==> flow/design.v <==
`timescale 10 ns / 1 ns
module alu(
	input  [32 - 1:0]  A,
	input  [32 - 1:0]  B,
	input  [              2:0]  ALUop,
	output                      Overflow,
	output                      CarryOut,
	output                      Zero,
	output [32 - 1:0]  Result
);
	wire CarryIn = (ALUop[2]==1'b1||ALUop[1:0]==2'b11);								 
	wire [32 :0] A_Extended = {A[32 - 1],A};	 
	wire [32 :0] B_Extended = {B[32 - 1],B};
	wire [32 :0] B_Convert = (ALUop[2]==1'b1||ALUop[1:0]==2'b11)? ~B_Extended : B_Extended; 
	wire [32 + 1:0] C = A_Extended+B_Convert+CarryIn;	 
	wire [32 - 1:0] Less;
	assign Result=({32{ALUop==3'b000}}&(A&B))
				|({32{ALUop==3'b001}}&(A|B))
				|({32{ALUop==3'b100}}&(A^B))
				|({32{ALUop==3'b101}}&~(A|B))
				|({32{ALUop[1:0]==2'b10}}&(C[32 - 1:0]))
				|({32{ALUop[1:0]==2'b11}}&(Less));
	assign Zero=(Result==32'b0);
	assign CarryOut=(ALUop[2]||ALUop[1:0])^C[32+1];
	assign Overflow=C[32]^C[32-1];				 
	assign Less={{(32-1){1'b0}},(ALUop[2]&&C[32])||((~ALUop[2])&&CarryOut)};
endmodule
`timescale 10 ns / 1 ns
module shifter (
	input  [32 - 1:0] A,
	input  [              4:0] B,
	input  [              1:0] Shiftop,
	output [32 - 1:0] Result
);
	localparam Left_logical     = 2'b00;
	localparam Right_logical    = 2'b10;
	localparam Right_arthimetic = 2'b11;
	wire   [2*32-1:0] extended_data = {{32{A[32-1]}},A};
	assign Result = {32{Shiftop==Left_logical}} & (A<<B) |
	                {32{Shiftop==Right_logical}} & (A>>B) |
					{32{Shiftop==Right_arthimetic}} & extended_data[{1'b0,B}+:32];
endmodule
`timescale 10 ns / 1 ns
module reg_file(
	input                       clk,
	input  [5 - 1:0]  waddr,
	input  [5 - 1:0]  raddr1,
	input  [5 - 1:0]  raddr2,
	input                       wen,
	input  [32 - 1:0]  wdata,
	output [32 - 1:0]  rdata1,
	output [32 - 1:0]  rdata2
);
	reg [32-1:0] rf [31:0];
	always @(posedge clk)
	begin
		if(wen==1'b1 && waddr!=5'b0) 
		rf [waddr]<= wdata; 
	end
	assign rdata1=(raddr1==0)?0:rf[raddr1];
	assign rdata2=(raddr2==0)?0:rf[raddr2]; 
endmodule
`timescale 10ns / 1ns
module custom_cpu(
	input         clk,
	input         rst,
	output [31:0] PC,
	output        Inst_Req_Valid,
	input         Inst_Req_Ready,
	input  [31:0] Instruction,
	input         Inst_Valid,
	output        Inst_Ready,
	output [31:0] Address,
	output        MemWrite,
	output [31:0] Write_data,
	output [ 3:0] Write_strb,
	output        MemRead,
	input         Mem_Req_Ready,
	input  [31:0] Read_data,
	input         Read_data_Valid,
	output        Read_data_Ready,
	output [31:0] cpu_perf_cnt_0,
	output [31:0] cpu_perf_cnt_1,
	output [31:0] cpu_perf_cnt_2
);
	wire [31:0] opnumber_1, opnumber_2;
	wire [ 2:0] ALUop;
	wire overflow,carryout,zero;
	wire [31:0] result_1;
	wire [31:0] shift_data;
	wire [ 4:0] shift_amount;
	wire [ 1:0] shiftop;
	wire [31:0] result_2;
	wire [ 4:0] RF_raddr1;
	wire [ 4:0] RF_raddr2;
	wire [31:0] RF_rdata1, RF_rdata2;
	wire	    RF_wen;
	wire [ 4:0] RF_waddr;
	wire [31:0]	RF_wdata;
	alu alu_u0(opnumber_1,opnumber_2,ALUop,overflow,carryout,zero,result_1); 
	shifter shifter_u0(shift_data,shift_amount,shiftop,result_2); 
	reg_file reg_file_u0(clk,RF_waddr,RF_raddr1,RF_raddr2,RF_wen,RF_wdata,RF_rdata1,RF_rdata2); 
	reg  [31:0] IR;  
	reg  [31:0] MDR;  
	reg  [31:0] PC_reg;  
	reg  [31:0] PC_next_reg;  
	reg  [31:0] ALUout;  
	wire [ 6:0] opcode      = IR[ 6: 0];
	wire [ 4:0] rd          = IR[11: 7];
	wire [ 2:0] funct3      = IR[14:12];
	wire [ 4:0] rs1         = IR[19:15];
	wire [ 4:0] rs2         = IR[24:20];
	wire [ 6:0] funct7      = IR[31:25];
	wire [11:0] I_immediate = IR[31:20];
	wire [11:0] S_immediate = {IR[31:25],IR[11:7]};
	wire [12:0] B_immediate = {IR[31],IR[7],IR[30:25],IR[11:8],1'b0};
	wire [31:0] U_immediate = {IR[31:12],12'b0};
	wire [20:0] J_immediate = {IR[31],IR[19:12],IR[20],IR[30:21],1'b0};
	wire R_type            = opcode[5] && opcode[4] && ~opcode[2];
	wire I_type            = ~opcode[5] && opcode[4] && ~opcode[2];
	wire R_calculate       = R_type && ~R_shift && ~multiply;
	wire R_shift           = R_type && (funct3[1:0]==2'b01);
	wire multiply          = R_type && (funct7[0]);
	wire I_calculate       = I_type && ~I_shift;
	wire I_shift           = I_type && (funct3[1:0]==2'b01);
	wire calculate         = R_calculate || I_calculate;
	wire shift             = R_shift || I_shift;
	wire jump              = opcode[6] && opcode[2];
	wire branch            = opcode[6] && ~opcode[2];
	wire load              = ~opcode[5] && ~opcode[4];
	wire store             = ~opcode[6] && opcode[5] && ~opcode[4];
	wire load_imm          = ~opcode[6] && opcode[2];
	wire jal               = jump && opcode[3];
	wire jalr              = jump && ~opcode[3];
	wire [2:0] ALUsrc_state = {(current_state[3:1]==3'b000), current_state[3],current_state[2]||current_state[1]};  
	wire [1:0] ALUsrcA      = {jalr,load_imm};
	wire [2:0] ALUsrcB1     = {branch,jal,jalr};
	wire [3:0] ALUsrcB2     = {load_imm,branch || R_calculate || multiply,load || I_calculate,store};
	localparam INIT      = 9'b000000001,  
			   IF        = 9'b000000010,  
			   IW        = 9'b000000100,  
			   ID        = 9'b000001000,  
			   EX        = 9'b000010000,  
			   STORE     = 9'b000100000,  
			   LOAD      = 9'b001000000,  
			   RDW       = 9'b010000000,  
			   WB        = 9'b100000000;  
	reg [8:0] current_state;
	reg [8:0] next_state;
	always @(posedge clk)begin
		if(rst==1'b1)
			current_state <= INIT;
		else
			current_state <= next_state;
	end
	always @(*)begin
		if(rst==1'b1)
			next_state = INIT;
		else begin
			case(current_state)
			INIT: 
				next_state = IF;  
			IF:   begin
				if(Inst_Req_Ready==1'b1)  
					next_state = IW;
				else
					next_state = IF;
			end
			IW:   begin
				if(Inst_Valid==1'b1)  
					next_state = ID;
				else
					next_state = IW;
			end
			ID:   
				next_state = EX;  
			EX:   begin
				if(branch)
					next_state = IF;
				else if(calculate||shift||jump||load_imm||multiply)
					next_state = WB;
				else if(store)
					next_state = STORE;
				else if(load)
					next_state = LOAD;
				else
					next_state = EX;
			end
			STORE:begin
				if(Mem_Req_Ready==1'b1)  
					next_state = IF;
				else
					next_state = STORE;
			end
			LOAD: begin
				if(Mem_Req_Ready==1'b1)  
					next_state = RDW;
				else
					next_state = LOAD;
			end
			RDW:  begin
				if(Read_data_Valid==1'b1)  
					next_state = WB;
				else
					next_state = RDW;
			end
			WB:
				next_state = IF;
			default:
				next_state = INIT;
			endcase
		end
	end
	always @(posedge clk)begin
		if(current_state==INIT)  
			PC_next_reg <= 32'b0;
		else if(current_state==IF || current_state==IW)  
			PC_next_reg <= ALUout;
	end
	wire [2:0] branch_type = {funct3[2:1]==2'b00,funct3[2:1]==2'b10,funct3[2:1]==2'b11};
	wire branch_condition = branch_type[2] && (funct3[0]^zero) ||
							branch_type[1] && (funct3[0]^result_1[0]) ||
							branch_type[0] && (funct3[0]^carryout);  
	always @(posedge clk)begin
		if(current_state==INIT)
			PC_reg <= 32'b0;
		else if(current_state==ID && ~jump && ~branch && ~load_imm)
			PC_reg <= PC_next_reg;
		else if(current_state==EX)begin
			if(branch && branch_condition)
				PC_reg <= ALUout;
			else if(branch && ~branch_condition)
				PC_reg <= PC_next_reg;
			else if(jump)
				PC_reg <= ALUout;
			else if(load_imm)
				PC_reg <= PC_next_reg;
		end
	end
	always @(posedge clk)begin
		if(current_state[2] && Inst_Valid)
			IR <= Instruction;
	end
	always @(posedge clk)begin
		if(current_state[7] && Read_data_Valid)
			MDR <= Read_data;
	end
	always @(posedge clk)begin
		ALUout <= result_1;
	end
	assign PC = PC_reg;
	assign RF_raddr1       = rs1;
	assign RF_raddr2       = rs2;
	wire   write_condition = calculate||shift||load||load_imm||jump||multiply;
	assign RF_wen          = (current_state == WB)&&(write_condition);
	assign RF_waddr        = rd;
	wire [31:0] calculate_wdata = {32{calculate}} & ALUout;
	wire [31:0] shift_wdata     = {32{shift}} & result_2;
	wire [63:0] full_multiply_result = RF_rdata1*RF_rdata2;
	wire [31:0] multiply_wdata  = {32{multiply}} & full_multiply_result[31:0];
	wire [31:0] jump_wdata      = {32{jump}} & PC_next_reg;
	wire [31:0] load_imm_wdata  = {32{load_imm}} & (opcode[5]? U_immediate:ALUout);
	wire [31:0] load_wdata; 
	wire [ 7:0] target_byte     = MDR[{ALUout[1:0],3'b0}+:8];
	wire [15:0] target_halfword = MDR[{ALUout[1:0],3'b0}+:16];
	wire [31:0] zeroextended_target_byte = {{24{1'b0}},target_byte};
	wire [31:0] zeroextended_target_halfword = {{16{1'b0}},target_halfword};
	wire [31:0] signextended_target_byte = {{24{target_byte[7]}},target_byte};
	wire [31:0] signextended_target_halfword = {{16{target_halfword[15]}},target_halfword};
	assign load_wdata           = {32{load}} &
								  {{32{(funct3==3'b000)}} & signextended_target_byte |
	                               {32{(funct3==3'b001)}} & signextended_target_halfword |
								   {32{(funct3==3'b010)}} & MDR |
								   {32{(funct3==3'b100)}} & zeroextended_target_byte |
								   {32{(funct3==3'b101)}} & zeroextended_target_halfword};
	assign RF_wdata             = load_wdata | calculate_wdata | shift_wdata | multiply_wdata |jump_wdata | load_imm_wdata;
	assign opnumber_1               = {32{ALUsrc_state[0]}} & PC_reg |
									  {32{ALUsrc_state[1]}} & (ALUsrcA[1]? RF_rdata1:PC_reg) |
									  {32{ALUsrc_state[2]}} & (ALUsrcA[0]? PC_reg:RF_rdata1);
	wire [31:0] signextended_Iimm   = {{20{I_immediate[11]}},I_immediate};
	wire [31:0] signextended_Jimm   = {{11{J_immediate[20]}},J_immediate};
	wire [31:0] signextended_Bimm   = {{19{B_immediate[12]}},B_immediate};
	wire [31:0] signextended_Simm   = {{20{S_immediate[11]}},S_immediate};
	assign opnumber_2               = {32{ALUsrc_state[0]}} & 32'b100 |
									  {32{ALUsrc_state[1]}} & {
										{32{ALUsrcB1[0]}} & signextended_Iimm |
										{32{ALUsrcB1[1]}} & signextended_Jimm |
										{32{ALUsrcB1[2]}} & signextended_Bimm } |
									  {32{ALUsrc_state[2]}} & {
										{32{ALUsrcB2[0]}} & signextended_Simm |
										{32{ALUsrcB2[1]}} & signextended_Iimm |
										{32{ALUsrcB2[2]}} & RF_rdata2 |
										{32{ALUsrcB2[3]}} & U_immediate};
	wire ADD_type              = (funct3==3'b000);
	wire AND_type              = funct3[2];
	wire SLT_type              = (funct3[2:1]==2'b01);
	wire [2:0] AND_op          = {~funct3[1],1'b0,funct3[1:0]==2'b10};
	wire [2:0] SLT_op          = {~funct3[0],2'b11};
	wire [2:0] ALUop_Rcal      = {3{R_calculate}} &
							     {{3{ADD_type}} & {funct7[5],2'b10} |
	                              {3{AND_type}} & AND_op |
							      {3{SLT_type}} & SLT_op};
	wire [2:0] ALUop_Ical      = {3{I_calculate}} &
								 {{3{ADD_type}} & {3'b010} |
								  {3{AND_type}} & AND_op |
								  {3{SLT_type}} & SLT_op};
	wire [2:0] ALUop_branch    = {3{branch}} &
								 {{3{~funct3[2]}} & 3'b110 |
								  {3{funct3[2:1]==2'b10}} & 3'b111 |
								  {3{funct3[1]}} & 3'b011};
	assign ALUop               = {3{ALUsrc_state[0] || ALUsrc_state[1]}} & {3'b010} |
								 {3{ALUsrc_state[2]}} & {
									{3{jump||load||store||load_imm}} & {3'b010} |
									ALUop_branch | ALUop_Rcal | ALUop_Ical
								 };
	assign shift_data   = shift? RF_rdata1 : RF_rdata2;
	assign shift_amount = {5{R_shift}} & RF_rdata2[4:0] |
						  {5{I_shift}} & I_immediate[4:0] |
						  {5{store}} & {ALUout[1:0],3'b000};
	assign shiftop      = {2{shift}} & {funct3[2],funct7[5]} |
						  {2{store}} & {2'b00};
	assign Inst_Req_Valid = current_state[1];
	assign Inst_Ready     = current_state[0] | current_state[2];
	assign Read_data_Ready= current_state[0] | current_state[7];
	assign MemRead        = current_state[6];
	assign MemWrite       = current_state[5];
	assign Address        = {32{current_state[1]}} & PC_reg |
						    {32{current_state[5] || current_state[6]}} & {ALUout[31:2],{2'b0}};
	assign Write_data     = result_2;
	wire [3:0] sb_strb    = {4{funct3[1:0]==2'b00}} & {ALUout[1:0]==2'b11,ALUout[1:0]==2'b10,ALUout[1:0]==2'b01,ALUout[1:0]==2'b00};
	wire [3:0] sh_strb    = {4{funct3[0]}} & {{2{ALUout[1]}},{2{~ALUout[1]}}};
	wire [3:0] sw_strb    = {4{funct3[1]}} & {4'b1111};
	assign Write_strb     = {4{store}} & (sb_strb | sh_strb | sw_strb);
	reg [31:0] cycle_cnt;
	always @(posedge clk)begin
		if(rst==1'b1)
			cycle_cnt <= 32'b0;
		else
			cycle_cnt <= cycle_cnt+32'b1;
	end
	assign cpu_perf_cnt_0 = cycle_cnt;
	reg [31:0] mem_cycle_cnt;
	always @(posedge clk)begin
		if(rst==1'b1)
			mem_cycle_cnt <= 32'b0;
		else if((current_state[6] || current_state[5]) && Mem_Req_Ready)  
			mem_cycle_cnt <= mem_cycle_cnt+32'b1;
	end
	assign cpu_perf_cnt_1 = mem_cycle_cnt;
	reg [31:0] inst_cycle_cnt;
	always @(posedge clk)begin
		if(rst==1'b1)
			inst_cycle_cnt <= 32'b0;
		else if(current_state[1] && Inst_Req_Ready)  
			inst_cycle_cnt <= inst_cycle_cnt+32'b1;
	end
	assign cpu_perf_cnt_2 = inst_cycle_cnt;
endmodule
=== From RTL to reports: custom_cpu ===
What the tools print for custom_cpu, step after step.
Line numbers count from 1 in the design file above.
Cell names lack the library's common part.
The mark - stands for no value.

* Top: custom_cpu
* Clock port: clk
* Cell library: sky130hd
* Timing corner: tt_025C_1v80

=== Word-level counts ===
Source: Yosys, flattened and elaborated, memories not mapped. Widths are those after wreduce. Print and check cells do not count.
Memory sizes are those after Yosys's memory passes, which may raise the word count (mostly to a power of two), join words into wider ones and drop unused or constant bits.

* Elaborated cells: 267
* Memory bits (writable): 1024
* Memory cells: 1
* Input bits: 70
* Output and inout bits: 201
* Register bits: 265
* Clocked read ports x word width: 64

* Shift-type cells: 5
* Multiplexer cells: 28
* Reduce/logical cells: 74
* Equality and inequality tests: 28
* Multiply operators: 1
* Add/subtract/negate cells: 5
* Bitwise gates (word level): 116

{| class="wikitable"
|+ Memory list
! name !! words !! width !! rd ports !! write ports !! line !! source
|-
| reg_file_u0.rf || 32 || 32 || 2 || 1 || 54 || <nowiki>reg [32-1:0] rf [31:0];</nowiki>
|}

{| class="wikitable"
|+ Operators by type and width
! cell !! count
|-
| bitwise AND 32 bit || 32
|-
| multiplier 32 x 32 -> 32 bit || 1
|-
| bitwise OR 32 bit || 26
|-
| two-way mux 32 bit || 13
|-
| adder 32 x 1 -> 32 bit (second input constant) || 3
|-
| case mux 9 bit (select 8 bit) || 1
|-
| variable part select 64 x 6 -> 32 bit || 1
|-
| logical AND 1 bit || 34
|-
| adder 33 x 33 -> 34 bit || 1
|-
| adder 34 x 1 -> 34 bit || 1
|-
| NOT 33 bit || 1
|-
| two-way mux 33 bit || 1
|-
| bitwise OR 3 x 32 -> 32 bit || 1
|-
| bitwise AND 32 x 1 -> 32 bit || 1
|-
| bitwise AND 32 x 16 -> 32 bit || 1
|-
| bitwise XOR 32 bit || 1
|-
| << shifter 32 x 5 -> 32 bit || 1
|-
| right shift 32 x 5 -> 32 bit || 1
|-
| variable part select 32 x 6 -> 16 bit || 1
|-
| variable part select 32 x 6 -> 8 bit || 1
|-
| bitwise AND 32 x 8 -> 32 bit || 1
|-
| NOT 32 bit || 1
|-
| zero test 32 bit || 1
|-
| two-way mux 9 bit || 3
|-
| logical OR 1 bit || 24
|-
| bitwise AND 3 bit || 7
|-
| == test 2 bit (second input constant) || 9
|-
| bitwise OR 3 bit || 6
|}

Other operator kinds: 38; their cells: 82.

=== Logic depth ===
Depth = most cells in a row (Yosys ltp): at word level without a register or memory, in the mapped netlist without a sequential cell, where the memories' decode and read muxes count.

* Depth in word-level cells: 33
* ABC_AREA: 0
* Mapped depth: 39
* Mapped depth without buffers: 33

=== After synthesis ===
Yosys stat after the flow's synthesis: flattened, memories mapped to cells. It holds for the ABC_AREA given above (unset counts as 0); a run with the other value may have another netlist.
Totals and module areas in this step are rounded.

{| class="wikitable"
|+ Cell types
! cell !! count !! total area (sq um)
|-
| edfxtp_1 || 1086 || 3.26E+04
|-
| mux4_2 || 633 || 1.43E+04
|-
| fa_1 || 409 || 8.19E+03
|-
| dfxtp_1 || 211 || 4.22E+03
|-
| ha_1 || 221 || 2.77E+03
|-
| nor2_1 || 635 || 2.38E+03
|-
| inv_1 || 569 || 2.14E+03
|-
| mux2i_1 || 207 || 2.07E+03
|-
| nand2_1 || 527 || 1.98E+03
|-
| a21oi_1 || 251 || 1.26E+03
|-
| clkbuf_1 || 331 || 1.24E+03
|-
| xnor2_1 || 123 || 1.08E+03
|-
| o21ai_0 || 174 || 870.835
|-
| xor2_1 || 95 || 832.048
|-
| nand2b_1 || 96 || 600.576
|-
| mux2_2 || 53 || 596.822
|-
| a211oi_1 || 70 || 525.504
|-
| nor2b_1 || 83 || 519.248
|}

Other cell types: 75; their cells: 1013.

* Synthesis area: 0.0852 sq mm
* Sequential part of the area: 0.0368 sq mm
* Cells in the netlist: 6787
* Mapped flip-flops: 1297
* Buffers: 477

The figures by module come from a second, unflattened synthesis with its own total; it is not the netlist above.

* Cell total of the unflattened synthesis: 6756
* Area total of the unflattened synthesis: 0.0848 sq mm

Rows give one instance, submodules left out.

{| class="wikitable"
|+ Modules
! module !! area (sq mm) !! sequential area (sq mm) !! times used !! cells
|-
| reg_file || 0.047 || 0.0307 || 1 || 2400
|-
| custom_cpu || 0.0291 || 0.00589 || 1 || 3224
|-
| alu || 0.00467 || 0 || 1 || 653
|-
| shifter || 0.00402 || 0 || 1 || 479
|}

=== Timing after synthesis ===
OpenSTA on the mapped netlist: ideal clock, no wires. The path of least setup slack (recovery checks aside). Input and output delay are each 20% of the period. Register names are those of the netlist, which keeps one name where synthesis merged equal registers.

* Kind: flip-flop to flip-flop
* From: reg (name not given)
* To: mem reg_file_u0.rf[0][29]
* Arrival time: 10.466 ns
* Driving pins on the path: 38
* Time at the first pin: 0.000 ns
* Path buffers: 6
* Required time: 10.546 ns
* Setup slack: 0.080 ns
* Path delay: 10.920 ns
* Library setup time: 0.454 ns
* Period: 11.0 ns
* Synthesis period reached: 10.92 ns

"path delay" is the arrival time less input delay plus setup time.
"driving pins on the path": output pins that drive a net of the path, with the launching flip-flop's if there is one; two outputs of one cell count as two.
"synthesis period reached" = period - worst setup slack (recovery checks aside). The figure is calculated, with input and output delays left at 20% of the set period.

* Path through: dfxtp_1 -> buf_2 -> buf_2 -> buf_2 -> mux4_2 -> mux4_2 -> mux2i_1 -> or2_2 -> clkbuf_1 -> clkbuf_1 -> clkbuf_1 -> nor2_1 -> fa_1 -> inv_1 -> fa_1 -> inv_1 -> fa_1 -> inv_1 -> [2 not listed] -> ha_1 -> ha_1 -> fa_1 -> inv_1 -> fa_1 -> inv_1 -> ha_1 -> and3_1 -> a221oi_1 -> o21bai_1 -> a41o_1 -> o311ai_0 -> nand4_1 -> a41oi_1 -> o21ai_0 -> a31oi_1 -> xnor2_1 -> o21ai_0

{| class="wikitable"
|+ RTL lines, path post-synthesis
! item !! line !! source
|-
| end, declared || 54 || <nowiki>reg [32-1:0] rf [31:0];</nowiki>
|}

No chain of elaborated cells between the ends is given.

=== Timing after layout ===
From the final timing report of run 1: the path of least setup slack in the routed layout; clock arrival at registers is part of the times.

* Kind: flip-flop to flip-flop
* From: reg (name not given)
* To: mem reg_file_u0.rf[20][31]
* Time at the first pin: 0.80 ns
* Arrival time: 11.39 ns
* Library setup time: 0.26 ns
* Setup slack: 0.14 ns
* Driving pins on the path: 38
* Required time: 11.53 ns
* Period: 11.0 ns
* Path buffers: 6

* Path through: dfxtp_4 -> buf_12 -> buf_12 -> mux4_2 -> mux4_2 -> mux2i_1 -> buf_4 -> or2_2 -> nor2_1 -> fa_1 -> fa_1 -> fa_1 -> inv_1 -> fa_1 -> inv_1 -> ha_1 -> ha_1 -> fa_1 -> [2 not listed] -> inv_1 -> ha_1 -> and3_1 -> a221oi_1 -> o21bai_1 -> a41o_1 -> o311ai_0 -> buf_4 -> nand4_1 -> a41oi_1 -> o21ai_0 -> a31oi_1 -> o21bai_1 -> a21oi_1 -> xnor2_1 -> buf_4 -> a221o_1 -> buf_12

{| class="wikitable"
|+ RTL lines, path post-layout
! item !! line !! source
|-
| end, declared || 54 || <nowiki>reg [32-1:0] rf [31:0];</nowiki>
|}

No chain of elaborated cells between the ends is given.
Nets of the timed path that keep an RTL name, with a line that drives or declares them; the list need not be complete.

{| class="wikitable"
|+ Nets with RTL names, path post-layout
! net !! line !! source
|-
| RF_wdata[31] || 276 || <nowiki>assign RF_wdata = load_wdata | calculate_wdata | shift_wdata | multiply_wdata |jump_wdata | load_imm_wdata;</nowiki>
|}

Ticket comment

Flow measurements of custom_cpu on sky130hd: 3 stored runs with different settings, listed in no order. Input and output delays are each 20% of the period that was set; the output load is 0.01 pF.
"clock period reached": clock period set for the run, less the worst setup slack. It is reckoned from that one timing run; input and output delays stay at 20% of the period that was set.
The results are shown rounded.

=== Run 1 ===
{| class="wikitable"
! Setting !! Value
|-
| CAP_MARGIN || 30
|-
| CELL_PAD_IN_SITES_GLOBAL_PLACEMENT || 1
|-
| CTS_CLUSTER_DIAMETER || 326
|-
| CTS_CLUSTER_SIZE || 10
|-
| SETUP_SLACK_MARGIN || -0.75
|-
| TNS_END_PERCENT || 95
|-
| period_ns || 11.0
|-
| CORE_MARGIN || 2
|-
| CORE_UTILIZATION || 40
|-
| SLEW_MARGIN || 20
|-
! Result !! Value
|-
| Worst setup slack after layout || 0.143 ns
|-
| Utilization in the final report || 0.461
|-
| Die outline area || 0.217 sq mm
|-
| Total negative slack on setup checks || 0.000 ns
|-
| Synthesis area || 0.0852 sq mm
|-
| Worst-case hold slack || 0.479 ns
|-
| Standard-cell area after layout || 0.0977 sq mm
|-
| Clock period reached || 10.857 ns
|}

=== Run 2 ===
{| class="wikitable"
! Setting !! Value
|-
| CORE_UTILIZATION || 40
|-
| period_ns || 11.4
|-
| CAP_MARGIN || 20
|-
| CORE_MARGIN || 2
|-
| SLEW_MARGIN || 20
|-
! Result !! Value
|-
| Worst setup slack after layout || 0.389 ns
|-
| Utilization in the final report || 0.461
|-
| Clock period reached || 11.011 ns
|-
| Total negative slack on setup checks || 0.000 ns
|-
| Die outline area || 0.217 sq mm
|-
| Standard-cell area after layout || 0.0977 sq mm
|-
| Synthesis area || 0.0852 sq mm
|-
| Worst-case hold slack || 0.494 ns
|}

=== Run 3 ===
{| class="wikitable"
! Setting !! Value
|-
| CELL_PAD_IN_SITES_DETAIL_PLACEMENT || 1
|-
| CORE_UTILIZATION || 34
|-
| CTS_CLUSTER_SIZE || 32
|-
| MAX_ROUTING_LAYER || met5
|-
| PLACE_DENSITY_LB_ADDON || 0.15
|-
| SETUP_SLACK_MARGIN || -0.38
|-
| SLEW_MARGIN || 35
|-
| TNS_END_PERCENT || 100
|-
| period_ns || 9.25
|-
| CAP_MARGIN || 20
|-
| CORE_MARGIN || 2
|-
! Result !! Value
|-
| Worst setup slack after layout || -0.804 ns
|-
| Clock period reached || 10.054 ns
|-
| Standard-cell area after layout || 0.103 sq mm
|-
| Utilization in the final report || 0.415
|-
| Die outline area || 0.255 sq mm
|-
| Total negative slack on setup checks || -106 ns
|-
| Worst-case hold slack || 0.472 ns
|-
| Synthesis area || 0.0852 sq mm
|}
